==> flow/design.v <==
package axi4_pkg;
    localparam LEN_BITS = 8;
    localparam SIZE_BITS = 3;
    localparam BURST_BITS = 2;
    localparam RESP_BITS = 2;
    typedef bit [LEN_BITS-1:0]  len_t;
    typedef bit [SIZE_BITS-1:0] size_t;
    typedef enum logic [BURST_BITS-1:0] {
        FIXED = 0,
        INCR = 1,
        WRAP = 2
    } burst_t;
    typedef enum logic [RESP_BITS-1:0] {
        OKAY   = 0,
        EXOKAY = 1,
        SLVERR = 2,
        DECERR = 3
    } resp_t;
endpackage
module rtl_sdpram # (
    parameter AWIDTH = 16,
    parameter DWIDTH = 64,
    parameter RAM_STYLE = "auto",
    parameter DOUTB_PIPELINE = 1
) (
    input                   clka,
    input                   ena,
    input  [AWIDTH-1:0]     addra,
    input  [DWIDTH-1:0]     dina,
    input                   clkb,
    input                   enb,
    input  [AWIDTH-1:0]     addrb,
    output [DWIDTH-1:0]     doutb
);
    localparam CASCADE_HEIGHT = 5;
    logic [DWIDTH-1:0]  doutb_int;
    logic [DWIDTH-1:0]  doutb_o;
    logic [DWIDTH-1:0]  memory[2**AWIDTH];
    always_ff @(posedge clka) begin
        if (ena)
            memory[addra] <= dina;
    end
    always_ff @(posedge clkb) begin
        if (enb)
            doutb_int <= memory[addrb];
    end
    if (DOUTB_PIPELINE) begin : gen_doutb_pipeline
        always_ff @(posedge clkb) begin
            doutb_o <= doutb_int;
        end    
    end else begin : gen_doutb_nopipeline
        assign doutb_o = doutb_int;
    end
    assign doutb = doutb_o;
endmodule
module generic_sync_fifo # (
    parameter DWIDTH = 64,
    parameter AWIDTH = 10,
    parameter RAM_STYLE = "auto",
    parameter ALMOST_EMPTY_THRESH = 2,
    parameter ALMOST_FULL_THRESH = 2**AWIDTH-2,
    parameter EARLY_READ = 1,
    parameter OUTPUT_PIPELINE = 0
) (
    input  logic                clk,
    input  logic                rst,
    input  logic                wvalid,
    output logic                wready,
    input  logic [DWIDTH-1:0]   wdata,
    output logic                walmost_full,
    output logic                rvalid,
    input  logic                rready,
    output logic [DWIDTH-1:0]   rdata,
    output logic                ralmost_empty,
    output logic [AWIDTH:0]     data_count
);
    if (ALMOST_EMPTY_THRESH <= 0 || ALMOST_EMPTY_THRESH >= 2**AWIDTH) begin
        $error("ALMOST_EMPTY_THRESH is not valid");
    end
    if (ALMOST_FULL_THRESH <= 0 || ALMOST_FULL_THRESH >= 2**AWIDTH) begin
        $error("ALMOST_FULL_THRESH is not valid");
    end
    logic                       mem_wen;
    logic [AWIDTH:0]            mem_waddr;
    logic [AWIDTH:0]            mem_waddr_next;
    logic                       mem_ren;
    logic [AWIDTH:0]            mem_raddr;
    logic [AWIDTH:0]            mem_raddr_next;
    rtl_sdpram # (
        .AWIDTH(AWIDTH),
        .DWIDTH(DWIDTH),
        .RAM_STYLE(RAM_STYLE),
        .DOUTB_PIPELINE(0)
    ) i_ram (
        .clka(clk),
        .ena(mem_wen),
        .addra(mem_waddr[AWIDTH-1:0]),
        .dina(wdata),
        .clkb(clk),
        .enb(EARLY_READ ? 1'b1 : mem_ren),
        .addrb(EARLY_READ ? mem_raddr_next[AWIDTH-1:0] : mem_raddr[AWIDTH-1:0]),
        .doutb(rdata)
    );
    logic                       wfull;
    assign                      wready = !wfull;
    assign                      mem_wen = wvalid && wready;
    assign                      mem_waddr_next = mem_wen ? mem_waddr + 1'b1 : mem_waddr;
    logic                       rempty;
if (EARLY_READ) begin
    assign                      rvalid = !rempty;
    assign                      mem_ren = rvalid && rready;
end else begin
    always_ff @(posedge clk or posedge rst) begin
        if (rst) begin
            rvalid <= 0;
        end else begin
            if (mem_ren) begin
                rvalid <= 1;
            end else if (rready) begin
                rvalid <= 0;
            end
        end
    end
    assign                      mem_ren = !rempty && !(rvalid && !rready);
end
    assign                      mem_raddr_next = mem_ren ? mem_raddr + 1'b1 : mem_raddr;
    assign                      data_count = mem_waddr - mem_raddr;
    always_ff @(posedge clk or posedge rst) begin
        if (rst) begin
            wfull <= 1;
            walmost_full <= 1;
        end else begin
            wfull <= {~mem_waddr_next[AWIDTH], mem_waddr_next[AWIDTH-1:0]} == mem_raddr;
            walmost_full <= data_count >= ALMOST_FULL_THRESH;  
        end
    end
    always_ff @(posedge clk or posedge rst) begin
        if (rst) begin
            rempty <= 1;
            ralmost_empty <= 1;
        end else begin
            rempty <= mem_waddr == mem_raddr_next;
            ralmost_empty <= data_count < ALMOST_EMPTY_THRESH;
        end
    end
    always_ff @(posedge clk or posedge rst) begin
        if (rst) begin
            mem_waddr <= '0;
            mem_raddr <= '0;
        end else begin
            if (mem_wen) begin
                mem_waddr <= mem_waddr + 1'b1;
            end
            if (mem_ren) begin
                mem_raddr <= mem_raddr + 1'b1;
            end
        end
    end
endmodule
module dmac_addr_gen # (
    parameter int ADDR_WD = 32,
    parameter int MAX_BURST_LEN = 16  
) (
    input [ADDR_WD-1:0]             req_addr,
    input [ADDR_WD-1:0]             req_length,
    input [axi4_pkg::SIZE_BITS-1:0] req_size,
    output [ADDR_WD-1:0]            next_addr,
    output [ADDR_WD-1:0]            next_length,
    output [axi4_pkg::LEN_BITS-1:0] burst_len,
    output                          req_last
);
    wire [ADDR_WD-1:0] aligned_len_bytes = (1 << ($clog2(MAX_BURST_LEN) + req_size)) - (req_addr & ((1 << ($clog2(MAX_BURST_LEN) + req_size)) - 1));
    wire [ADDR_WD-1:0] burst_len_bytes = aligned_len_bytes > req_length ? req_length : aligned_len_bytes;
    wire [ADDR_WD-1:0] aligned_req_addr = req_addr & ~((1 << req_size) - 1);
    wire [ADDR_WD-1:0] burst_len_trans = (req_addr + burst_len_bytes + ((1 << req_size) - 1) - aligned_req_addr) >> req_size;
    assign next_addr = req_addr + aligned_len_bytes;
    assign next_length = req_length - burst_len_bytes;
    assign req_last = next_length == 0;
    assign burst_len = burst_len_trans - 1;
endmodule
module dmac_read_req_gen # (
    parameter int ADDR_WD = 32,
    parameter int DATA_WD = 32,
    parameter int CHANNEL_COUNT = 8,  
    parameter int MAX_BURST_LEN = 16,  
    localparam int STRB_WD = DATA_WD / 8
) (
    input                               clk,
    input                               rst,
    input                               cmd_valid,
    output logic                        cmd_ready,
    input [ADDR_WD-1:0]                 cmd_src_addr,
    input [ADDR_WD-1:0]                 cmd_dst_addr,
    input [1:0]                         cmd_burst,
    input [ADDR_WD-1:0]                 cmd_len,
    input [2:0]                         cmd_size,
    output logic                        rd_req_valid,
    input                               rd_req_ready,
    output [ADDR_WD-1:0]                rd_req_addr,
    output [axi4_pkg::BURST_BITS-1:0]   rd_req_burst,
    output [axi4_pkg::LEN_BITS-1:0]     rd_req_len,
    output [axi4_pkg::SIZE_BITS-1:0]    rd_req_size,
    output                              cmd_out_valid,
    input                               cmd_out_ready,
    output [$clog2(ADDR_WD/8)-1:0]      cmd_out_src_offset,
    output [ADDR_WD-1:0]                cmd_out_dst_addr,
    output [1:0]                        cmd_out_burst,
    output [ADDR_WD-1:0]                cmd_out_len,
    output [2:0]                        cmd_out_size
);
    logic cmd_blocking;
    logic cmd_out_blocking;
    logic rd_req_fired;
    logic cmd_out_fired;
    logic [ADDR_WD-1:0] next_addr;
    logic [ADDR_WD-1:0] next_length;
    logic [axi4_pkg::LEN_BITS-1:0] burst_len;
    logic               req_last;
    logic [ADDR_WD-1:0]                 rd_req_addr_reg;
    logic [ADDR_WD-1:0]                 rd_req_length_reg;
    logic [axi4_pkg::BURST_BITS-1:0]    rd_req_burst_reg;
    logic [axi4_pkg::SIZE_BITS-1:0]     rd_req_size_reg;
    logic                               rd_req_last;
    logic                               rd_req_last_reg;
    dmac_addr_gen # (
        .ADDR_WD(ADDR_WD),
        .MAX_BURST_LEN(MAX_BURST_LEN)  
    ) i_addr_gen (
        .req_addr(rd_req_addr_reg),
        .req_length(rd_req_length_reg),
        .req_size(rd_req_size_reg),
        .next_addr,
        .next_length,
        .burst_len,
        .req_last
    );
    assign cmd_ready = (!rd_req_valid || (rd_req_ready && rd_req_last)) && 
        (( cmd_out_ready) || cmd_out_fired);
    always_ff @(posedge clk or posedge rst) begin
        if (rst) begin
            cmd_blocking <= 0;
        end else begin
            if (cmd_valid && !cmd_ready) begin
                cmd_blocking <= 1;
            end else if (cmd_ready) begin
                cmd_blocking <= 0;
            end
        end
    end
    always_ff @(posedge clk or posedge rst) begin
        if (rst) begin
            cmd_out_blocking <= 0;
        end else begin
            if (cmd_out_valid && !cmd_out_ready) begin
                cmd_out_blocking <= 1;
            end else if (cmd_out_ready) begin
                cmd_out_blocking <= 0;
            end
        end
    end
    always_ff @(posedge clk or posedge rst) begin
        if (rst) begin
            rd_req_fired <= 0;
        end else begin
            if (cmd_valid && cmd_ready) begin
                rd_req_fired <= 0;
            end else if (rd_req_valid && rd_req_ready) begin
                rd_req_fired <= 1;
            end
        end
    end
    always_ff @(posedge clk or posedge rst) begin
        if (rst) begin
            rd_req_addr_reg <= '0;
            rd_req_length_reg <= '0;
            rd_req_burst_reg <= '0;
            rd_req_size_reg <= '0;
            rd_req_last_reg <= 0;
        end else begin
            if (cmd_valid && cmd_ready || cmd_valid && !rd_req_valid && !rd_req_last ) begin
                rd_req_addr_reg   <= cmd_src_addr;
                rd_req_length_reg <= cmd_len;
                rd_req_burst_reg  <= cmd_burst;
                rd_req_size_reg   <= cmd_size;
                rd_req_last_reg       <= req_last;
            end else if (rd_req_valid && rd_req_ready) begin  
                rd_req_addr_reg   <= next_addr;
                rd_req_length_reg <= next_length;
                rd_req_last_reg       <= req_last;
            end
        end
    end
    assign rd_req_last = req_last;
    always_ff @(posedge clk or posedge rst) begin
        if (rst) begin
            rd_req_valid <= 0;
        end else begin
            if (cmd_valid && cmd_ready || cmd_valid && !rd_req_valid && !rd_req_last ) begin
                rd_req_valid <= 1;
            end else if (rd_req_valid  && rd_req_ready && rd_req_last) begin
                rd_req_valid <= 0;
            end
        end
    end
    assign rd_req_addr  = rd_req_addr_reg;
    assign rd_req_burst = rd_req_burst_reg;
    assign rd_req_len   = burst_len;
    assign rd_req_size  = rd_req_size_reg;
    always_ff @(posedge clk or posedge rst) begin
        if (rst) begin
            cmd_out_fired <= 0;
        end else begin
            if (cmd_valid && cmd_ready)
                cmd_out_fired <= 0;
            else if (cmd_out_valid && cmd_out_ready)
                cmd_out_fired <= 1;
        end
    end
    assign cmd_out_valid = cmd_valid && !cmd_out_fired;
    assign cmd_out_src_offset = cmd_src_addr[$clog2(ADDR_WD/8)-1:0];
    assign cmd_out_dst_addr = cmd_dst_addr;
    assign cmd_out_burst = cmd_burst;
    assign cmd_out_len = cmd_len;
    assign cmd_out_size = cmd_size;
endmodule
module dmac_read_initiator # (
    parameter integer ADDR_WD = 32,
    parameter integer DATA_WD = 32,
    parameter int CHANNEL_COUNT = 8,  
    parameter int MAX_BURST_LEN = 16,  
    localparam integer STRB_WD = DATA_WD / 8
) (
    input                               clk,
    input                               rst,
    input                               rd_req_valid,
    output                              rd_req_ready,
    input [ADDR_WD-1:0]                 rd_req_addr,
    input [axi4_pkg::BURST_BITS-1:0]    rd_req_burst,
    input [axi4_pkg::LEN_BITS-1:0]      rd_req_len,
    input [axi4_pkg::SIZE_BITS-1:0]     rd_req_size,
    output logic                        m_axi_arvalid,
    input                               m_axi_arready,
    output logic [ADDR_WD-1:0]          m_axi_araddr,
    output logic [7:0]                  m_axi_arlen,
    output logic [2:0]                  m_axi_arsize,
    output logic [1:0]                  m_axi_arburst
);
    assign m_axi_arvalid = rd_req_valid;
    assign rd_req_ready  = m_axi_arready;
    assign m_axi_araddr  = rd_req_addr;
    assign m_axi_arlen   = rd_req_len;
    assign m_axi_arsize  = rd_req_size;
    assign m_axi_arburst = rd_req_burst;
endmodule
module dmac_read_handler # (
    parameter int ADDR_WD = 32,
    parameter int DATA_WD = 32,
    parameter int CHANNEL_COUNT = 8,  
    parameter int MAX_BURST_LEN = 16,  
    localparam int STRB_WD = DATA_WD / 8
) (
    input                               clk,
    input                               rst,
    output                              data_out_valid,
    input                               data_out_ready,
    output [DATA_WD-1:0]                data_out,
    output                              data_out_last,
    output                              rd_resp_valid,
    input wire                          m_axi_rvalid,
    output wire                         m_axi_rready,
    input wire [DATA_WD-1:0]            m_axi_rdata,
    input wire [1:0]                    m_axi_rresp,
    input wire                          m_axi_rlast
);
    assign data_out_valid = m_axi_rvalid;
    assign m_axi_rready = data_out_ready;
    assign data_out_last = m_axi_rlast;
    assign data_out = m_axi_rdata;
    assign rd_resp_valid = m_axi_rvalid && m_axi_rready && m_axi_rlast;
endmodule
module dmac_read # (
    parameter int ADDR_WD = 32,
    parameter int DATA_WD = 32,
    parameter int CHANNEL_COUNT = 8,  
    parameter int MAX_BURST_LEN = 16,  
    localparam int STRB_WD = DATA_WD / 8
) (
    input                               clk,
    input                               rst,
    input                               cmd_valid,
    output logic                        cmd_ready,
    input [ADDR_WD-1:0]                 cmd_src_addr,
    input [ADDR_WD-1:0]                 cmd_dst_addr,
    input [1:0]                         cmd_burst,
    input [ADDR_WD-1:0]                 cmd_len,
    input [2:0]                         cmd_size,
    output                              cmd_out_valid,
    input                               cmd_out_ready,
    output [$clog2(ADDR_WD/8)-1:0]      cmd_out_src_offset,
    output [ADDR_WD-1:0]                cmd_out_dst_addr,
    output [1:0]                        cmd_out_burst,
    output [ADDR_WD-1:0]                cmd_out_len,
    output [2:0]                        cmd_out_size,
    output                              data_out_valid,
    input                               data_out_ready,
    output [DATA_WD-1:0]                data_out,
    output                              data_out_last,
    output wire                         m_axi_arvalid,
    output wire [ADDR_WD-1:0]           m_axi_araddr,
    output wire [7:0]                   m_axi_arlen,
    output wire [2:0]                   m_axi_arsize,
    output wire [1:0]                   m_axi_arburst,
    input wire                          m_axi_arready,
    input wire                          m_axi_rvalid,
    input wire [DATA_WD-1:0]            m_axi_rdata,
    input wire [1:0]                    m_axi_rresp,
    input wire                          m_axi_rlast,
    output wire                         m_axi_rready
);
    logic                               rd_req_valid;
    logic                               rd_req_ready;
    logic [ADDR_WD-1:0]                 rd_req_addr;
    logic [axi4_pkg::BURST_BITS-1:0]    rd_req_burst;
    logic [axi4_pkg::LEN_BITS-1:0]      rd_req_len;
    logic [axi4_pkg::SIZE_BITS-1:0]     rd_req_size;
    dmac_read_req_gen # (
        .ADDR_WD(ADDR_WD),
        .DATA_WD(DATA_WD),
        .CHANNEL_COUNT(CHANNEL_COUNT),  
        .MAX_BURST_LEN(MAX_BURST_LEN)  
    ) i_req_gen (
        .clk,
        .rst,
        .cmd_valid,
        .cmd_ready,
        .cmd_src_addr,
        .cmd_dst_addr,
        .cmd_burst,
        .cmd_len,
        .cmd_size,
        .rd_req_valid,
        .rd_req_ready,
        .rd_req_addr,
        .rd_req_burst,
        .rd_req_len,
        .rd_req_size,
        .cmd_out_valid,
        .cmd_out_ready,
        .cmd_out_src_offset,
        .cmd_out_dst_addr,
        .cmd_out_burst,
        .cmd_out_len,
        .cmd_out_size
    );
    dmac_read_initiator # (
        .ADDR_WD(ADDR_WD),
        .DATA_WD(DATA_WD),
        .CHANNEL_COUNT(CHANNEL_COUNT),  
        .MAX_BURST_LEN(MAX_BURST_LEN)  
    ) i_initiator (
        .clk,
        .rst,
        .rd_req_valid,
        .rd_req_ready,
        .rd_req_addr,
        .rd_req_burst,
        .rd_req_len,
        .rd_req_size,
        .m_axi_arvalid,
        .m_axi_araddr,
        .m_axi_arlen,
        .m_axi_arsize,
        .m_axi_arburst,
        .m_axi_arready
    );
    dmac_read_handler # (
        .ADDR_WD(ADDR_WD),
        .DATA_WD(DATA_WD),
        .CHANNEL_COUNT(CHANNEL_COUNT),  
        .MAX_BURST_LEN(MAX_BURST_LEN)  
    ) i_handler (
        .clk,
        .rst,
        .data_out_valid,
        .data_out_ready,
        .data_out,
        .data_out_last,
        .rd_resp_valid(),
        .m_axi_rvalid,
        .m_axi_rdata,
        .m_axi_rresp,
        .m_axi_rlast,
        .m_axi_rready
    );
endmodule
module dmac_buffer # (
    parameter int ADDR_WD = 32,
    parameter int DATA_WD = 32,
    parameter int CHANNEL_COUNT = 8,  
    parameter int MAX_BURST_LEN = 16  
) (
    input clk,
    input rst,
    input                           cmd_in_valid,
    output logic                    cmd_in_ready,
    input [$clog2(ADDR_WD/8)-1:0]   cmd_in_src_offset,
    input [ADDR_WD-1:0]             cmd_in_dst_addr,
    input [1:0]                     cmd_in_burst,
    input [ADDR_WD-1:0]             cmd_in_len,
    input [2:0]                     cmd_in_size,
    input                           data_in_valid,
    output                          data_in_ready,
    input [DATA_WD-1:0]             data_in,
    input                           data_in_last,
    output                          cmd_out_valid,
    input                           cmd_out_ready,
    output [$clog2(ADDR_WD/8)-1:0]  cmd_out_src_offset,
    output [ADDR_WD-1:0]            cmd_out_dst_addr,
    output [1:0]                    cmd_out_burst,
    output [ADDR_WD-1:0]            cmd_out_len,
    output [2:0]                    cmd_out_size,
    output                          data_out_valid,
    input                           data_out_ready,
    output [DATA_WD-1:0]            data_out,
    output                          data_out_last
);
    localparam int CMD_WIDTH = $clog2(ADDR_WD/8) + ADDR_WD + 2 + ADDR_WD + 3;
    wire [CMD_WIDTH-1:0] cmd_in = {cmd_in_src_offset, cmd_in_dst_addr, cmd_in_burst, cmd_in_len, cmd_in_size};
    wire [CMD_WIDTH-1:0] cmd_out;
    assign {cmd_out_src_offset, cmd_out_dst_addr, cmd_out_burst, cmd_out_len, cmd_out_size} = cmd_out;
    generic_sync_fifo # (
        .DWIDTH(CMD_WIDTH),
        .AWIDTH(3)
    ) i_cmd_buf (
        .clk,
        .rst,
        .wvalid(cmd_in_valid),
        .wready(cmd_in_ready),
        .wdata (cmd_in),
        .walmost_full(),
        .rvalid(cmd_out_valid),
        .rready(cmd_out_ready),
        .rdata (cmd_out),
        .ralmost_empty(),
        .data_count()
    );
    generic_sync_fifo # (
        .DWIDTH(DATA_WD + 1),
        .AWIDTH($clog2(MAX_BURST_LEN) + 1)
    ) i_data_buf (
        .clk,
        .rst,
        .wvalid(data_in_valid),
        .wready(data_in_ready),
        .wdata ({data_in, data_in_last}),
        .walmost_full(),
        .rvalid(data_out_valid),
        .rready(data_out_ready),
        .rdata ({data_out, data_out_last}),
        .ralmost_empty(),
        .data_count()
    );
endmodule
module dmac_write_req_gen # (
    parameter int ADDR_WD = 32,
    parameter int DATA_WD = 32,
    parameter int CHANNEL_COUNT = 8,  
    parameter int MAX_BURST_LEN = 16,  
    localparam int STRB_WD = DATA_WD / 8
) (
    input                           clk,
    input                           rst,
    input                           cmd_in_valid,
    output logic                    cmd_in_ready,
    input [$clog2(ADDR_WD/8)-1:0]   cmd_in_src_offset,
    input [ADDR_WD-1:0]             cmd_in_dst_addr,
    input [1:0]                     cmd_in_burst,
    input [ADDR_WD-1:0]             cmd_in_len,
    input [2:0]                     cmd_in_size,
    output logic                        wr_req_valid,
    input                               wr_req_ready,
    output [ADDR_WD-1:0]                wr_req_addr,
    output [axi4_pkg::BURST_BITS-1:0]   wr_req_burst,
    output [axi4_pkg::LEN_BITS-1:0]     wr_req_len,
    output [$clog2(ADDR_WD/8)-1:0]      wr_req_data_offset,  
    output [axi4_pkg::SIZE_BITS-1:0]    wr_req_size,
    output                              wr_req_last
);
    logic cmd_blocking;
    logic wr_req_fired;
    logic cmd_out_fired;
    logic [ADDR_WD-1:0] next_addr;
    logic [ADDR_WD-1:0] next_length;
    logic [axi4_pkg::LEN_BITS-1:0] burst_len;
    logic               req_last;
    logic [ADDR_WD-1:0]                 wr_req_addr_reg;
    logic [ADDR_WD-1:0]                 wr_req_length_reg;
    logic [axi4_pkg::BURST_BITS-1:0]    wr_req_burst_reg;
    logic [$clog2(ADDR_WD/8)-1:0]       wr_req_data_offset_reg;
    logic [axi4_pkg::SIZE_BITS-1:0]     wr_req_size_reg;
    dmac_addr_gen # (
        .ADDR_WD(ADDR_WD),
        .MAX_BURST_LEN(MAX_BURST_LEN)  
    ) i_addr_gen (
        .req_addr(wr_req_addr_reg),
        .req_length(wr_req_length_reg),
        .req_size(wr_req_size_reg),
        .next_addr,
        .next_length,
        .burst_len,
        .req_last
    );
    assign cmd_in_ready = (wr_req_ready && wr_req_last) || !wr_req_valid;
    always_ff @(posedge clk or posedge rst) begin
        if (rst) begin
            cmd_blocking <= 0;
        end else begin
            if (cmd_in_valid && !cmd_in_ready) begin
                cmd_blocking <= 1;
            end else if (cmd_in_ready) begin
                cmd_blocking <= 0;
            end
        end
    end
    always_ff @(posedge clk or posedge rst) begin
        if (rst) begin
            wr_req_fired <= 0;
        end else begin
            if (cmd_in_valid && cmd_in_ready) begin
                wr_req_fired <= 0;
            end else if (wr_req_valid && wr_req_ready) begin
                wr_req_fired <= 1;
            end
        end
    end
    always_ff @(posedge clk or posedge rst) begin
        if (rst) begin
            wr_req_addr_reg <= '0;
            wr_req_length_reg <= '0;
            wr_req_burst_reg <= '0;
            wr_req_data_offset_reg <= '0;
            wr_req_size_reg <= '0;
        end else begin
            if (cmd_in_valid && cmd_in_ready || cmd_in_valid && !wr_req_valid ) begin
                wr_req_addr_reg   <= cmd_in_dst_addr;
                wr_req_length_reg <= cmd_in_len;
                wr_req_burst_reg  <= cmd_in_burst;
                wr_req_data_offset_reg <= cmd_in_src_offset;
                wr_req_size_reg   <= cmd_in_size;
            end else if (wr_req_valid && wr_req_ready) begin  
                wr_req_addr_reg   <= next_addr;
                wr_req_length_reg <= next_length;
            end
        end
    end
    assign wr_req_last = req_last;
    always_ff @(posedge clk or posedge rst) begin
        if (rst) begin
            wr_req_valid <= 0;
        end else begin
            if (cmd_in_valid)
                wr_req_valid <= 1;
            else if (wr_req_valid  && wr_req_ready && wr_req_last)
                wr_req_valid <= 0;
        end
    end
    assign wr_req_addr  = wr_req_addr_reg;
    assign wr_req_burst = wr_req_burst_reg;
    assign wr_req_len   = burst_len;
    assign wr_req_data_offset = wr_req_data_offset_reg;
    assign wr_req_size  = wr_req_size_reg;
endmodule
module dmac_write_initiator # (
    parameter int ADDR_WD = 32,
    parameter int DATA_WD = 32,
    parameter int CHANNEL_COUNT = 8,  
    parameter int MAX_BURST_LEN = 16,  
    localparam int STRB_WD = DATA_WD / 8
) (
    input                               clk,
    input                               rst,
    input                               wr_req_valid,
    output                              wr_req_ready,
    input [ADDR_WD-1:0]                 wr_req_addr,
    input [axi4_pkg::BURST_BITS-1:0]    wr_req_burst,
    input [axi4_pkg::LEN_BITS-1:0]      wr_req_len,
    input [$clog2(ADDR_WD/8)-1:0]       wr_req_data_offset,  
    input [axi4_pkg::SIZE_BITS-1:0]     wr_req_size,
    input                               wr_req_last,  
    input                               data_in_valid,
    output logic                        data_in_ready,
    input  [DATA_WD-1:0]                data_in,
    input                               data_in_last,
    output logic                m_axi_awvalid,
    input wire                  m_axi_awready,
    output logic [ADDR_WD-1:0]  m_axi_awaddr,
    output logic [7:0]          m_axi_awlen,
    output logic [2:0]          m_axi_awsize,
    output logic [1:0]          m_axi_awburst,
    output logic                m_axi_wvalid,
    input wire                  m_axi_wready,
    output logic [DATA_WD-1:0]  m_axi_wdata,
    output logic [STRB_WD-1:0]  m_axi_wstrb,
    output logic                m_axi_wlast
);
    localparam MAX_BURST_BYTES = MAX_BURST_LEN * (ADDR_WD / 8);
    logic wr_req_blocking;
    wire  aw_active = m_axi_awvalid;
    logic wr_active;
    always_ff @(posedge clk or posedge rst) begin
        if (rst) begin
            wr_req_blocking <= 0;
        end else begin
            if (wr_req_valid && !wr_req_ready) begin
                wr_req_blocking <= 1;
            end else if (wr_req_ready) begin
                wr_req_blocking <= 0;
            end
        end
    end
    always_ff @(posedge clk or posedge rst) begin
        if(rst) begin
            wr_active <= 0;
        end else begin
            if (wr_req_valid && wr_req_ready) begin
                wr_active <= 1;
            end else if (m_axi_wvalid && m_axi_wready && m_axi_wlast) begin
                wr_active <= 0;
            end
        end
    end
    assign wr_req_ready = !(aw_active && !m_axi_awready) && !(wr_active && !(m_axi_wvalid && m_axi_wready && m_axi_wlast));
    logic               data_in_q_valid;
    logic [DATA_WD-1:0] data_in_q;
    logic [$clog2(ADDR_WD/8):0] data_shift_bytes;
    logic [$clog2(ADDR_WD/8):0] data_shift_bytes_reg;
    wire  wr_delay = wr_req_data_offset > wr_req_addr[$clog2(ADDR_WD/8)-1:0];  
    logic wr_delay_reg;
    wire  wr_delay_all = !wr_req_blocking ? wr_delay : wr_delay_reg;
    logic wr_delay_done;
    assign data_shift_bytes[$clog2(ADDR_WD/8)]     = data_shift_bytes[$clog2(ADDR_WD/8)-1:0] == 0;
    assign data_shift_bytes[$clog2(ADDR_WD/8)-1:0] = wr_req_data_offset - wr_req_addr[$clog2(ADDR_WD/8)-1:0];
    always_ff @(posedge clk or posedge rst) begin
        if(rst) begin
            data_in_q_valid <= 0;
            data_in_q <= '0;
        end else begin
            if (data_in_valid && data_in_ready) begin
                data_in_q_valid <= 1;
            end else if (m_axi_wvalid && m_axi_wready) begin
                data_in_q_valid <= data_in_valid;
            end
            if (data_in_valid && data_in_ready) begin
                data_in_q <= data_in;
            end
        end
    end
    always_ff @(posedge clk or posedge rst) begin
        if (rst) begin
            data_shift_bytes_reg <= '0;
        end else begin
            if (wr_req_valid && !wr_req_blocking) begin
                data_shift_bytes_reg <= data_shift_bytes;
            end
        end
    end
    always_ff @(posedge clk or posedge rst) begin
        if (rst) begin
            wr_delay_reg <= 0;
        end else begin
            if (wr_req_valid && !wr_req_blocking) begin
                wr_delay_reg <= wr_delay;
            end
        end
    end
    always_comb begin
        data_in_ready =   m_axi_wready;
        if (!wr_active || m_axi_wvalid && m_axi_wlast && (m_axi_awvalid && !m_axi_awready)) begin
            data_in_ready = 0;
        end
        if (wr_req_valid && wr_req_ready)
            data_in_ready = 1;
    end
    always_ff @(posedge clk or posedge rst) begin
        if(rst) begin
            m_axi_awvalid <= 0;
            m_axi_awlen <= '0;
            m_axi_awaddr <= '0;
            m_axi_awsize <= '0;
            m_axi_awburst <= '0;
        end else begin
            if (wr_req_valid && wr_req_ready) begin
                m_axi_awvalid <= 1;
                m_axi_awaddr  <= wr_req_addr;
                m_axi_awlen   <= wr_req_len;
                m_axi_awsize  <= wr_req_size;
                m_axi_awburst <= wr_req_burst;
            end else if (m_axi_awready) begin
                m_axi_awvalid <= 0;
            end
        end
    end
    logic [$clog2(MAX_BURST_BYTES)-1:0] wr_counter;
    always_ff @(posedge clk or posedge rst) begin
        if(rst) begin
            wr_counter <= '0;
        end else begin
            if (wr_req_valid && wr_req_ready) begin
                wr_counter <= wr_req_len;
            end else if (m_axi_wvalid && m_axi_wready && !m_axi_wlast) begin
                wr_counter <= wr_counter - 1;
            end
        end
    end
    logic wr_waiting_data;  
    always_ff @(posedge clk or posedge rst) begin
        if (rst) begin
            wr_waiting_data <= 0;
        end else begin
            if (wr_req_valid && wr_req_ready || wr_waiting_data) begin
                wr_waiting_data <= !(data_in_valid && data_in_ready && (wr_delay_all ? data_in_q_valid : 1));
            end
        end
    end
    always_ff @(posedge clk or posedge rst) begin
        if (rst) begin
            m_axi_wvalid <= 0;
        end else begin
            if (wr_req_valid && wr_req_ready || wr_waiting_data) begin
                m_axi_wvalid <= data_in_valid && data_in_ready && (wr_delay_all ? data_in_q_valid : 1);
            end else if (m_axi_wvalid && m_axi_wready && m_axi_wlast) begin
                m_axi_wvalid <= 0;
            end else if (wr_active) begin
                m_axi_wvalid <= (m_axi_wvalid && !m_axi_wready) || (data_in_valid && data_in_ready);
            end
        end
    end
    always_ff @(posedge clk or posedge rst) begin
        if (rst) begin
            m_axi_wstrb <= '0;
        end else begin
            m_axi_wstrb <= '1;
        end
    end
    always_ff @(posedge clk or posedge rst) begin
        if (rst) begin
            m_axi_wlast <= 0;
        end else begin
            if (wr_req_valid && wr_req_ready) begin
                m_axi_wlast <= wr_req_len == 0;
            end else if (m_axi_wvalid && m_axi_wready) begin
                m_axi_wlast <= wr_counter == 1;
            end
        end
    end
    always_ff @(posedge clk) begin
        if (data_in_valid && data_in_ready) begin
            m_axi_wdata <= {data_in, data_in_q} >> ({3'b0, data_shift_bytes_reg} << 3);
        end
    end
endmodule
module dmac_write_handler # (
    parameter int ADDR_WD = 32,
    parameter int DATA_WD = 32,
    parameter int CHANNEL_COUNT = 8,  
    parameter int MAX_BURST_LEN = 16,  
    localparam int STRB_WD = DATA_WD / 8
) (
    input                       clk,
    input                       rst,
    input wire                  m_axi_bvalid,
    input wire [1:0]            m_axi_bresp,
    output wire                 m_axi_bready
);
  assign m_axi_bready = 1;
endmodule
module dmac_write # (
    parameter int ADDR_WD = 32,
    parameter int DATA_WD = 32,
    parameter int CHANNEL_COUNT = 8,  
    parameter int MAX_BURST_LEN = 16,  
    localparam int STRB_WD = DATA_WD / 8
) (
    input                           clk,
    input                           rst,
    input                           cmd_in_valid,
    output logic                    cmd_in_ready,
    input [$clog2(ADDR_WD/8)-1:0]   cmd_in_src_offset,
    input [ADDR_WD-1:0]             cmd_in_dst_addr,
    input [1:0]                     cmd_in_burst,
    input [ADDR_WD-1:0]             cmd_in_len,
    input [2:0]                     cmd_in_size,
    input                           data_in_valid,
    output                          data_in_ready,
    input  [DATA_WD-1:0]            data_in,
    input                           data_in_last,
    output wire                 m_axi_awvalid,
    output wire [ADDR_WD-1:0]   m_axi_awaddr,
    output wire [7:0]           m_axi_awlen,
    output wire [2:0]           m_axi_awsize,
    output wire [1:0]           m_axi_awburst,
    input wire                  m_axi_awready,
    output wire                 m_axi_wvalid,
    output wire [DATA_WD-1:0]   m_axi_wdata,
    output wire [STRB_WD-1:0]   m_axi_wstrb,
    output wire                 m_axi_wlast,
    input wire                  m_axi_wready,
    input wire                  m_axi_bvalid,
    input wire [1:0]            m_axi_bresp,
    output wire                 m_axi_bready
);
    logic                               wr_req_valid;
    logic                               wr_req_ready;
    logic [ADDR_WD-1:0]                 wr_req_addr;
    logic [axi4_pkg::BURST_BITS-1:0]    wr_req_burst;
    logic [axi4_pkg::LEN_BITS-1:0]      wr_req_len;
    logic [$clog2(ADDR_WD/8)-1:0]       wr_req_data_offset;
    logic [axi4_pkg::SIZE_BITS-1:0]     wr_req_size;
    logic                               wr_req_last;
    dmac_write_req_gen # (
        .ADDR_WD(ADDR_WD),
        .DATA_WD(DATA_WD),
        .CHANNEL_COUNT(CHANNEL_COUNT),  
        .MAX_BURST_LEN(MAX_BURST_LEN)  
    ) i_req_gen (
        .clk,
        .rst,
        .cmd_in_valid,
        .cmd_in_ready,
        .cmd_in_src_offset,
        .cmd_in_dst_addr,
        .cmd_in_burst,
        .cmd_in_len,
        .cmd_in_size,
        .wr_req_valid,
        .wr_req_ready,
        .wr_req_addr,
        .wr_req_burst,
        .wr_req_len,
        .wr_req_data_offset,
        .wr_req_size,
        .wr_req_last
    );
    dmac_write_initiator # (
        .ADDR_WD(32),
        .DATA_WD(32),
        .CHANNEL_COUNT(8),  
        .MAX_BURST_LEN(16)  
    ) i_initiator (
        .clk,
        .rst,
        .wr_req_valid,
        .wr_req_ready,
        .wr_req_addr,
        .wr_req_burst,
        .wr_req_len,
        .wr_req_data_offset,
        .wr_req_size,
        .wr_req_last,
        .data_in_valid,
        .data_in_ready,
        .data_in,
        .data_in_last,
        .m_axi_awvalid,
        .m_axi_awaddr,
        .m_axi_awlen,
        .m_axi_awsize,
        .m_axi_awburst,
        .m_axi_awready,
        .m_axi_wvalid,
        .m_axi_wdata,
        .m_axi_wstrb,
        .m_axi_wlast,
        .m_axi_wready
    );
    dmac_write_handler # (
        .ADDR_WD(32),
        .DATA_WD(32),
        .CHANNEL_COUNT(8),  
        .MAX_BURST_LEN(16)  
    ) i_handler (
        .clk,
        .rst,
        .m_axi_bvalid,
        .m_axi_bresp,
        .m_axi_bready
    );
endmodule
module axi_dma_controller #(
    parameter int ADDR_WD = 32,
    parameter int DATA_WD = 32,
    parameter int CHANNEL_COUNT = 8,  
    parameter int MAX_BURST_LEN = 16,  
    localparam int STRB_WD = DATA_WD / 8
) (
    input wire                    clk,
    input wire                    rst,
    input wire                    cmd_valid,
    input wire [ADDR_WD-1:0]      cmd_src_addr,
    input wire [ADDR_WD-1:0]      cmd_dst_addr,
    input wire [1:0]              cmd_burst,
    input wire [ADDR_WD-1:0]      cmd_len,
    input wire [2:0]              cmd_size,
    output wire                   cmd_ready,
    output wire                   M_AXI_ARVALID,
    output wire [ADDR_WD-1:0]     M_AXI_ARADDR,
    output wire [7:0]             M_AXI_ARLEN,
    output wire [2:0]             M_AXI_ARSIZE,
    output wire [1:0]             M_AXI_ARBURST,
    input wire                    M_AXI_ARREADY,
    input wire                    M_AXI_RVALID,
    input wire [DATA_WD-1:0]      M_AXI_RDATA,
    input wire [1:0]              M_AXI_RRESP,
    input wire                    M_AXI_RLAST,
    output wire                   M_AXI_RREADY,
    output wire                   M_AXI_AWVALID,
    output wire [ADDR_WD-1:0]     M_AXI_AWADDR,
    output wire [7:0]             M_AXI_AWLEN,
    output wire [2:0]             M_AXI_AWSIZE,
    output wire [1:0]             M_AXI_AWBURST,
    input wire                    M_AXI_AWREADY,
    output wire                   M_AXI_WVALID,
    output wire [DATA_WD-1:0]     M_AXI_WDATA,
    output wire [STRB_WD-1:0]     M_AXI_WSTRB,
    output wire                   M_AXI_WLAST,
    input wire                    M_AXI_WREADY,
    input wire                    M_AXI_BVALID,
    input wire [1:0]              M_AXI_BRESP,
    output wire                   M_AXI_BREADY
);
    logic                           buf_cmd_in_valid;
    logic                           buf_cmd_in_ready;
    logic [$clog2(ADDR_WD/8)-1:0]   buf_cmd_in_src_offset;
    logic [ADDR_WD-1:0]             buf_cmd_in_dst_addr;
    logic [1:0]                     buf_cmd_in_burst;
    logic [ADDR_WD-1:0]             buf_cmd_in_len;
    logic [2:0]                     buf_cmd_in_size;
    logic                           buf_cmd_out_valid;
    logic                           buf_cmd_out_ready;
    logic [$clog2(ADDR_WD/8)-1:0]   buf_cmd_out_src_offset;
    logic [ADDR_WD-1:0]             buf_cmd_out_dst_addr;
    logic [1:0]                     buf_cmd_out_burst;
    logic [ADDR_WD-1:0]             buf_cmd_out_len;
    logic [2:0]                     buf_cmd_out_size;
    logic                           buf_data_in_valid;
    logic                           buf_data_in_ready;
    logic [DATA_WD-1:0]             buf_data_in;
    logic                           buf_data_in_last;
    logic                           buf_data_out_valid;
    logic                           buf_data_out_ready;
    logic [DATA_WD-1:0]             buf_data_out;
    logic                           buf_data_out_last;
    dmac_read # (
        .ADDR_WD(ADDR_WD),
        .DATA_WD(DATA_WD),
        .CHANNEL_COUNT(CHANNEL_COUNT),  
        .MAX_BURST_LEN(MAX_BURST_LEN)  
    ) i_rd (
        .clk,
        .rst,
        .cmd_valid,
        .cmd_ready,
        .cmd_src_addr,
        .cmd_dst_addr,
        .cmd_burst,
        .cmd_len,
        .cmd_size,
        .cmd_out_valid(buf_cmd_in_valid),
        .cmd_out_ready(buf_cmd_in_ready),
        .cmd_out_src_offset(buf_cmd_in_src_offset),
        .cmd_out_dst_addr(buf_cmd_in_dst_addr),
        .cmd_out_burst(buf_cmd_in_burst),
        .cmd_out_len(buf_cmd_in_len),
        .cmd_out_size(buf_cmd_in_size),
        .data_out_valid(buf_data_in_valid),
        .data_out_ready(buf_data_in_ready),
        .data_out(buf_data_in),
        .data_out_last(buf_data_in_last),
        .m_axi_arvalid(M_AXI_ARVALID),
        .m_axi_araddr(M_AXI_ARADDR),
        .m_axi_arlen(M_AXI_ARLEN),
        .m_axi_arsize(M_AXI_ARSIZE),
        .m_axi_arburst(M_AXI_ARBURST),
        .m_axi_arready(M_AXI_ARREADY),
        .m_axi_rvalid(M_AXI_RVALID),
        .m_axi_rdata(M_AXI_RDATA),
        .m_axi_rresp(M_AXI_RRESP),
        .m_axi_rlast(M_AXI_RLAST),
        .m_axi_rready(M_AXI_RREADY)
    );
    dmac_buffer # (
        .ADDR_WD(ADDR_WD),
        .DATA_WD(DATA_WD),
        .CHANNEL_COUNT(CHANNEL_COUNT)
    ) i_buf(
        .clk,
        .rst,
        .cmd_in_valid(buf_cmd_in_valid),
        .cmd_in_ready(buf_cmd_in_ready),
        .cmd_in_src_offset(buf_cmd_in_src_offset),
        .cmd_in_dst_addr(buf_cmd_in_dst_addr),
        .cmd_in_burst(buf_cmd_in_burst),
        .cmd_in_len(buf_cmd_in_len),
        .cmd_in_size(buf_cmd_in_size),
        .data_in_valid(buf_data_in_valid),
        .data_in_ready(buf_data_in_ready),
        .data_in(buf_data_in),
        .data_in_last(buf_data_in_last),
        .cmd_out_valid(buf_cmd_out_valid),
        .cmd_out_ready(buf_cmd_out_ready),
        .cmd_out_src_offset(buf_cmd_out_src_offset),
        .cmd_out_dst_addr(buf_cmd_out_dst_addr),
        .cmd_out_burst(buf_cmd_out_burst),
        .cmd_out_len(buf_cmd_out_len),
        .cmd_out_size(buf_cmd_out_size),
        .data_out_valid(buf_data_out_valid),
        .data_out_ready(buf_data_out_ready),
        .data_out(buf_data_out),
        .data_out_last(buf_data_out_last)
    );
    dmac_write # (
        .ADDR_WD(ADDR_WD),
        .DATA_WD(DATA_WD),
        .CHANNEL_COUNT(CHANNEL_COUNT),  
        .MAX_BURST_LEN(MAX_BURST_LEN)  
    ) i_wr (
        .clk,
        .rst,
        .cmd_in_valid(buf_cmd_out_valid),
        .cmd_in_ready(buf_cmd_out_ready),
        .cmd_in_src_offset(buf_cmd_out_src_offset),
        .cmd_in_dst_addr(buf_cmd_out_dst_addr),
        .cmd_in_burst(buf_cmd_out_burst),
        .cmd_in_len(buf_cmd_out_len),
        .cmd_in_size(buf_cmd_out_size),
        .data_in_valid(buf_data_out_valid),
        .data_in_ready(buf_data_out_ready),
        .data_in(buf_data_out),
        .data_in_last(buf_data_out_last),
        .m_axi_awvalid(M_AXI_AWVALID),
        .m_axi_awaddr(M_AXI_AWADDR),
        .m_axi_awlen(M_AXI_AWLEN),
        .m_axi_awsize(M_AXI_AWSIZE),
        .m_axi_awburst(M_AXI_AWBURST),
        .m_axi_awready(M_AXI_AWREADY),
        .m_axi_wvalid(M_AXI_WVALID),
        .m_axi_wdata(M_AXI_WDATA),
        .m_axi_wstrb(M_AXI_WSTRB),
        .m_axi_wlast(M_AXI_WLAST),
        .m_axi_wready(M_AXI_WREADY),
        .m_axi_bvalid(M_AXI_BVALID),
        .m_axi_bresp(M_AXI_BRESP),
        .m_axi_bready(M_AXI_BREADY)
    );
    if (ADDR_WD % 8 != 0) $error("ADDR_WD is not multiple of 8");
    if (DATA_WD % 8 != 0) $error("DATA_WD is not multiple of 8");
    if (2 ** $clog2(ADDR_WD / 8) != ADDR_WD / 8) $error("ADDR_WD is not power of 2");
    if (2 ** $clog2(DATA_WD / 8) != DATA_WD / 8) $error("DATA_WD is not power of 2");
    if (2 ** $clog2(MAX_BURST_LEN) != MAX_BURST_LEN) $error("MAX_BURST_LEN is not power of 2");
    if (MAX_BURST_LEN <= 0 || MAX_BURST_LEN > 256)   $error("MAX_BURST_LEN is invalid");
endmodule
[Step by step through the tools: axi_dma_controller]
Tool output for the design above, in the order of the flow.
Lines are those of the file above, counted from 1.
Library cell names are shortened.
A cell with n/a has no value.
Design
  design top: axi_dma_controller
  clock port: clk
  standard-cell library: sky130hd
  timing corner: tt_025C_1v80

[After elaboration]
Counts by Yosys on the flattened word-level netlist (proc, flatten, opt, wreduce; memories kept). Print and check cells are left out. Cells with the same type and inputs are merged into one.
Memory sizes are those after Yosys's memory passes, which may raise the word count (mostly to a power of two), join words into wider ones and drop unused or constant bits.
Storage and ports
  register bits after elaboration: 294
  memory bits (writable): 1624
  word width x clocked read ports: 104
  memories kept: 2
  cells after elaboration: 203
Memories
  i_buf.i_data_buf.i_ram.memory: depth 32, width 33, read ports 1, wr ports 1, line 38  | logic [DWIDTH-1:0]  memory[2**AWIDTH];
  i_buf.i_cmd_buf.i_ram.memory: depth 8, width 71, read ports 1, wr ports 1, line 38
Operators by class
  add/subtract/negate cells: 26
  order comparisons: 3
  equal/unequal tests: 6
  shift-type cells: 7
  muxes and demuxes: 45
  bitwise gates (word level): 8
  reductions and logical operators: 69
Operator list (number)
  32-bit 2-to-1 mux: 10
  32-bit adder: 6
  32-bit subtractor: 6
  32-bit by 1-bit subtractor with 32-bit output with constant B: 4
  32-bit bitwise AND: 4
  71-bit 2-to-1 mux: 1
  1-bit by 3-bit left shift with 32-bit output with constant A: 2
  1-bit by 4-bit left shift with 32-bit output with constant A: 2
  32-bit by 3-bit right shift with 8-bit output: 2
  32-bit greater-than comparator: 2
  32-bit inverter: 2
  32-bit logical NOT: 2
  64-bit by 6-bit right shift with 32-bit output: 1
  33-bit 2-to-1 mux: 1
  1-bit by 32-bit logical AND with 1-bit output: 1
  1-bit logical AND: 27
  1-bit 2-to-1 mux: 25
  6-bit 2-to-1 mux: 4
  2-bit nonzero test: 10
  1-bit logical NOT: 18
  8-bit by 1-bit subtractor with 8-bit output with constant B: 2
  6-bit by 1-bit adder with 6-bit output with constant B: 2
  6-bit == test: 2
  1-bit logical OR: 8
  3-bit by 3-bit adder with 4-bit output with constant A: 2
  4-bit by 1-bit adder with 4-bit output with constant B: 2
  4-bit == test: 2
  8-bit logical NOT: 1
Other operator kinds: 11; their cells: 13.

[Longest topological paths]
Yosys ltp: most cells in a row. Word level: on the elaborated netlist, between registers, memories and ports. Mapped: between sequential cells and ports; inverters and the memories' decode and read muxes count.
Depth
  word-level depth: 15
  ABC_AREA: 0
  depth in mapped cells: 52
  gate-level depth less buffers: 51

[After synthesis]
Yosys stat after the flow's synthesis: flattened, memories mapped to cells. It holds for the ABC_AREA given above (unset counts as 0); a run with the other value may have another netlist.
Cell types
  edfxtp_1: number 1624, total area 4.88E+04 um2
  mux4_2: number 344, total area 7747.43 um2
  dfrtp_1: number 258, total area 6.46E+03 um2
  mux2_2: number 292, total area 3.29E+03 um2
  ha_1: number 248, total area 3.1E+03 um2
  a222oi_1: number 210, total area 2.1E+03 um2
  dfxtp_1: number 103, total area 2.06E+03 um2
  nand2_1: number 507, total area 1.9E+03 um2
  mux2i_1: number 179, total area 1.79E+03 um2
  a21oi_1: number 273, total area 1366.31 um2
  o21ai_0: number 235, total area 1.18E+03 um2
  nor2_1: number 302, total area 1.13E+03 um2
  a221oi_2: number 70, total area 1.05E+03 um2
  xnor2_1: number 109, total area 954.666 um2
  clkbuf_1: number 244, total area 915.878 um2
  inv_1: number 217, total area 814.531 um2
  a22o_1: number 71, total area 621.846 um2
  xor2_1: number 69, total area 604.33 um2
Not listed: further types 91, cells in them 1000.
Synthesis totals
  standard cells after synthesis: 6355
  cell area after synthesis: 93189.4 um2
  sequential area: 57390.0 um2
  flip-flop cells: 1989
The figures by module come from a second, unflattened synthesis with its own total; it is not the netlist above.
Second synthesis, totals
  cell total of the unflattened synthesis: 6637
  area total of the unflattened synthesis: 95920.7 um2
Rows give one instance, submodules left out.
Modules
  rtl_sdpram: times used 1, cells 2332, area 42144.2 um2, sequential area 32701.4 um2
  rtl_sdpram: times used 1, cells 905, area 23481.3 um2, sequential area 19188.4 um2
  dmac_addr_gen: times used 2, cells 1018, area 7070.5 um2, sequential area 0.0 um2
  dmac_write_initiator: times used 1, cells 481, area 6242.2 um2, sequential area 3338.2 um2
  dmac_read_req_gen: times used 1, cells 300, area 3988.8 um2, sequential area 1776.7 um2
  dmac_write_req_gen: times used 1, cells 304, area 3314.4 um2, sequential area 1801.7 um2
  generic_sync_fifo: times used 1, cells 122, area 1171.1 um2, sequential area 405.4 um2
  generic_sync_fifo: times used 1, cells 72, area 804.5 um2, sequential area 305.3 um2
  dmac_read_initiator: times used 1, cells 47, area 352.8 um2, sequential area 0.0 um2
  dmac_read_handler: times used 1, cells 36, area 269.0 um2, sequential area 0.0 um2
  dmac_write_handler: times used 1, cells 2, area 11.3 um2, sequential area 0.0 um2
  dmac_read: times used 1, cells 0, area 0.0 um2, sequential area 0.0 um2
  dmac_write: times used 1, cells 0, area 0.0 um2, sequential area 0.0 um2
  dmac_buffer: times used 1, cells 0, area 0.0 um2, sequential area 0.0 um2
  axi_dma_controller: times used 1, cells 0, area 0.0 um2, sequential area 0.0 um2

[Timing after synthesis]
OpenSTA on the mapped netlist: ideal clock, no wires. The path of least setup slack (recovery checks aside). Input and output delay are each 20% of the period. Register names are those of the netlist, which keeps one name where synthesis merged equal registers.
Path after synthesis
  path type: register to register
  from: reg i_wr.i_req_gen.wr_req_size_reg[0]
  to: reg i_buf.i_cmd_buf.i_ram.doutb_int[38]
  clock period: 12.0 ns
  setup time: 0.133 ns
  arrival time: 11.276 ns
  data required time: 11.867 ns
  slack: 0.591 ns
  delay of the path: 11.409 ns
  stages on the path: 52
  path buffers: 9
  synthesis period reached: 11.409 ns
"delay of the path" is the arrival time less input delay plus setup time.
"stages on the path": output pins that drive a net of the path, with the launching flip-flop's if there is one; two outputs of one cell count as two.
"synthesis period reached" = period - worst setup slack (recovery checks aside). The figure is calculated, with input and output delays left at 20% of the set period.
Between the ends stands the longest chain of elaborated cells between them, by number of cells; it is not shown to be the way that was timed. Of several equally long chains one is given.
A line is the first line of the expression or statement that the cell stems from. Yosys adds cells for indexed reads and writes and turns some case tables into memories.
On the way, after synthesis
  path through: dfrtp_1 > clkbuf_1 > clkbuf_1 > buf_1 > clkbuf_1 > nand2_1 > ha_1 > inv_1 > xnor2_1 > nand2_1 > ha_1 > a221oi_1 > o22ai_1 > a31o_2 > o21ai_0 > o21ai_0 > a31oi_1 > o21bai_1 > (+16 left out) > ha_1 > nor2_1 > nand3_1 > a41oi_1 > or3_4 > a31o_2 > a31o_2 > o21ai_2 > mux2_1 > o311ai_1 > nor4_4 > a31o_4 > mux2_4 > buf_4 > buf_2 > a222oi_1 > a22o_1 > a221oi_2
  cells in the longest elaborated chain: 13
  elaborated cells on any way between the ends: 13
  those cells by class: 4 x add/sub; 1 x compare; 1 x shift; 2 x mux; 1 x logic; 4 x reduce/logical
RTL lines, path after synthesis
  from (decl): line 600  | logic [axi4_pkg::SIZE_BITS-1:0]     wr_req_size_reg;
  from (assign): line 642  | wr_req_size_reg <= '0;
  from (assign): line 649  | wr_req_size_reg   <= cmd_in_size;
  3-bit by 3-bit adder with 4-bit output: line 172  | wire [ADDR_WD-1:0] aligned_len_bytes = (1 << ($clog2(MAX_BURST_LEN) + req_size)) - (req_addr & ((1 << ($clog2( ...
  1-bit by 4-bit left shift with 32-bit output: line 172
  32-bit by 1-bit subtractor with 32-bit output: line 172
  32-bit bitwise AND: line 172
  32-bit subtractor: line 172
  32-bit greater-than comparator: line 173  | wire [ADDR_WD-1:0] burst_len_bytes = aligned_len_bytes > req_length ? req_length : aligned_len_bytes;
  32-bit 2-to-1 mux: line 173
  32-bit subtractor: line 177  | assign next_length = req_length - burst_len_bytes;
  32-bit logical NOT: line 178  | assign req_last = next_length == 0;
  1-bit logical AND: line 613  | assign cmd_in_ready = (wr_req_ready && wr_req_last) || !wr_req_valid;
  1-bit logical OR: line 613
  1-bit logical AND: line 111  | assign                      mem_ren = rvalid && rready;
  4-bit 2-to-1 mux: line 126  | assign                      mem_raddr_next = mem_ren ? mem_raddr + 1'b1 : mem_raddr;
  to (decl): line 36  | logic [DWIDTH-1:0]  doutb_int;

[Timing after layout]
Path of least setup slack in the final report of run A (OpenROAD, finished layout, wires in). Where an end is a register, its clock arrival counts in the times.
Path post-layout
  path type: register to output
  from: reg i_rd.i_req_gen.rd_req_size_reg[2]
  to: out M_AXI_ARLEN[7]
  clock period: 6.42 ns
  external output delay: 1.28 ns
  arrival time: 8.87 ns
  data required time: 5.14 ns
  slack: -3.74 ns
  stages on the path: 49
  path buffers: 5
Between the ends stands the longest chain of elaborated cells between them, by number of cells; it is not shown to be the way that was timed. Of several equally long chains one is given.
On the way, post-layout
  path through: dfrtp_2 > buf_6 > a21oi_4 > nand2b_4 > ha_4 > a21o_1 > a21oi_2 > nor2b_2 > o21ai_1 > nand2b_1 > a211o_1 > a21oi_2 > inv_4 > a21oi_4 > ha_4 > a21o_1 > a21o_1 > a21oi_2 > (+13 left out) > a21o_1 > a21oi_2 > o21bai_1 > a21oi_2 > o21bai_1 > a21oi_2 > o21bai_1 > a21oi_2 > o21bai_1 > a21oi_2 > buf_4 > o21bai_1 > a21oi_1 > xnor3_1 > o211ai_1 > a22oi_2 > xor2_2 > buf_2
  cells in the longest elaborated chain: 12
  elaborated cells on any way between the ends: 16
  those cells by class: 8 x add/sub; 1 x compare; 3 x shift; 1 x mux; 3 x logic
RTL lines, path post-layout
  from (decl): line 222  | logic [axi4_pkg::SIZE_BITS-1:0]     rd_req_size_reg;
  from (assign): line 277  | rd_req_size_reg <= '0;
  from (assign): line 284  | rd_req_size_reg   <= cmd_size;
  3-bit by 3-bit adder with 4-bit output: line 172  | wire [ADDR_WD-1:0] aligned_len_bytes = (1 << ($clog2(MAX_BURST_LEN) + req_size)) - (req_addr & ((1 << ($clog2( ...
  1-bit by 4-bit left shift with 32-bit output: line 172
  32-bit by 1-bit subtractor with 32-bit output: line 172
  32-bit bitwise AND: line 172
  32-bit subtractor: line 172
  32-bit greater-than comparator: line 173  | wire [ADDR_WD-1:0] burst_len_bytes = aligned_len_bytes > req_length ? req_length : aligned_len_bytes;
  32-bit 2-to-1 mux: line 173
  32-bit adder (2 in a row): line 175  | wire [ADDR_WD-1:0] burst_len_trans = (req_addr + burst_len_bytes + ((1 << req_size) - 1) - aligned_req_addr) > ...
  32-bit subtractor: line 175
  32-bit by 3-bit right shift with 8-bit output: line 175
  8-bit by 1-bit subtractor with 8-bit output: line 179  | assign burst_len = burst_len_trans - 1;
  to (decl): line 1007  | output wire [7:0]             M_AXI_ARLEN,

--- measured runs ---
Record of 6 stored runs of the RTL-to-layout flow on axi_dma_controller, platform sky130hd. The runs are unordered. Constraints: input delay and output delay 20% of the set period each, output load 0.01 pF.
By "achieved clock period (ns)" is meant the clock period of the run minus its worst setup slack. This is arithmetic on one report: input and output delays are still those of the set period (20% each).

settings of run A
{
  "CELL_PAD_IN_SITES_DETAIL_PLACEMENT": 0,
  "CELL_PAD_IN_SITES_GLOBAL_PLACEMENT": 2,
  "CORE_ASPECT_RATIO": 1.17,
  "CORE_MARGIN": 9,
  "CORE_UTILIZATION": 28,
  "CTS_CLUSTER_SIZE": 15,
  "GPL_ROUTABILITY_DRIVEN": 0,
  "GPL_TIMING_DRIVEN": 1,
  "MAX_ROUTING_LAYER": "met5",
  "PLACE_DENSITY": 0.41,
  "SETUP_SLACK_MARGIN": 1.08,
  "SLEW_MARGIN": 20,
  "period_ns": 6.42,
  "CAP_MARGIN": 20
}
report of run A
yosys chip area after synthesis (um^2): 93189.4
finish__design__die__area: 353975.0
finish__design__instance__area__stdcell: 124059.0
finish__timing__setup__ws: -3.738
finish__timing__hold__ws: 0.456
achieved clock period (ns): 10.158

settings of run B
{
  "ABC_AREA": 1,
  "CELL_PAD_IN_SITES_DETAIL_PLACEMENT": 0,
  "CELL_PAD_IN_SITES_GLOBAL_PLACEMENT": 2,
  "CORE_ASPECT_RATIO": 1.17,
  "CORE_MARGIN": 9,
  "CORE_UTILIZATION": 58,
  "CTS_CLUSTER_DIAMETER": 334,
  "CTS_CLUSTER_SIZE": 15,
  "GPL_ROUTABILITY_DRIVEN": 0,
  "GPL_TIMING_DRIVEN": 1,
  "HOLD_SLACK_MARGIN": 0.11,
  "MAX_ROUTING_LAYER": "met5",
  "PLACE_DENSITY": 0.41,
  "SETUP_SLACK_MARGIN": 1.08,
  "SLEW_MARGIN": 25,
  "period_ns": 6.42,
  "CAP_MARGIN": 20
}
report of run B
yosys chip area after synthesis (um^2): 94572.0
finish__design__die__area: 177960.0
finish__design__instance__area__stdcell: 118915.0
finish__timing__setup__ws: -2.761
finish__timing__hold__ws: 0.440
achieved clock period (ns): 9.181

settings of run C
{
  "ABC_AREA": 1,
  "CAP_MARGIN": 25,
  "CORE_MARGIN": 4,
  "CORE_UTILIZATION": 31,
  "CTS_CLUSTER_DIAMETER": 38,
  "GPL_ROUTABILITY_DRIVEN": 0,
  "GPL_TIMING_DRIVEN": 1,
  "PLACE_DENSITY_LB_ADDON": 0.04,
  "period_ns": 12.0,
  "SLEW_MARGIN": 20
}
report of run C
yosys chip area after synthesis (um^2): 94572.0
finish__design__die__area: 313970.0
finish__design__instance__area__stdcell: 117461.0
finish__timing__setup__ws: 0.609
finish__timing__hold__ws: 0.444
achieved clock period (ns): 11.391

settings of run D
{
  "CORE_UTILIZATION": 40,
  "period_ns": 11.7,
  "CAP_MARGIN": 20,
  "CORE_MARGIN": 2,
  "SLEW_MARGIN": 20
}
report of run D
yosys chip area after synthesis (um^2): 93189.4
finish__design__die__area: 236853.0
finish__design__instance__area__stdcell: 108854.0
finish__timing__setup__ws: 0.515
finish__timing__hold__ws: 0.432
achieved clock period (ns): 11.185

settings of run E
{
  "ABC_AREA": 1,
  "CELL_PAD_IN_SITES_DETAIL_PLACEMENT": 0,
  "CELL_PAD_IN_SITES_GLOBAL_PLACEMENT": 2,
  "CORE_ASPECT_RATIO": 1.17,
  "CORE_MARGIN": 6,
  "CORE_UTILIZATION": 18,
  "CTS_CLUSTER_DIAMETER": 334,
  "CTS_CLUSTER_SIZE": 15,
  "GPL_ROUTABILITY_DRIVEN": 0,
  "GPL_TIMING_DRIVEN": 1,
  "HOLD_SLACK_MARGIN": 0.02,
  "MAX_ROUTING_LAYER": "met5",
  "PLACE_DENSITY": 0.41,
  "SETUP_SLACK_MARGIN": 1.08,
  "SLEW_MARGIN": 25,
  "period_ns": 6.42,
  "CAP_MARGIN": 20
}
report of run E
yosys chip area after synthesis (um^2): 94572.0
finish__design__die__area: 542995.0
finish__design__instance__area__stdcell: 129343.0
finish__timing__setup__ws: -2.796
finish__timing__hold__ws: 0.409
achieved clock period (ns): 9.216

settings of run F
{
  "CELL_PAD_IN_SITES_DETAIL_PLACEMENT": 0,
  "CELL_PAD_IN_SITES_GLOBAL_PLACEMENT": 2,
  "CORE_ASPECT_RATIO": 1.17,
  "CORE_MARGIN": 9,
  "CORE_UTILIZATION": 28,
  "CTS_CLUSTER_DIAMETER": 334,
  "CTS_CLUSTER_SIZE": 15,
  "GPL_ROUTABILITY_DRIVEN": 0,
  "GPL_TIMING_DRIVEN": 1,
  "HOLD_SLACK_MARGIN": 0.11,
  "MAX_ROUTING_LAYER": "met5",
  "PLACE_DENSITY": 0.41,
  "SETUP_SLACK_MARGIN": 1.08,
  "SLEW_MARGIN": 25,
  "period_ns": 6.42,
  "CAP_MARGIN": 20
}
report of run F
yosys chip area after synthesis (um^2): 93189.4
finish__design__die__area: 353975.0
finish__design__instance__area__stdcell: 120878.0
finish__timing__setup__ws: -3.666
finish__timing__hold__ws: 0.448
achieved clock period (ns): 10.086
--- end ---
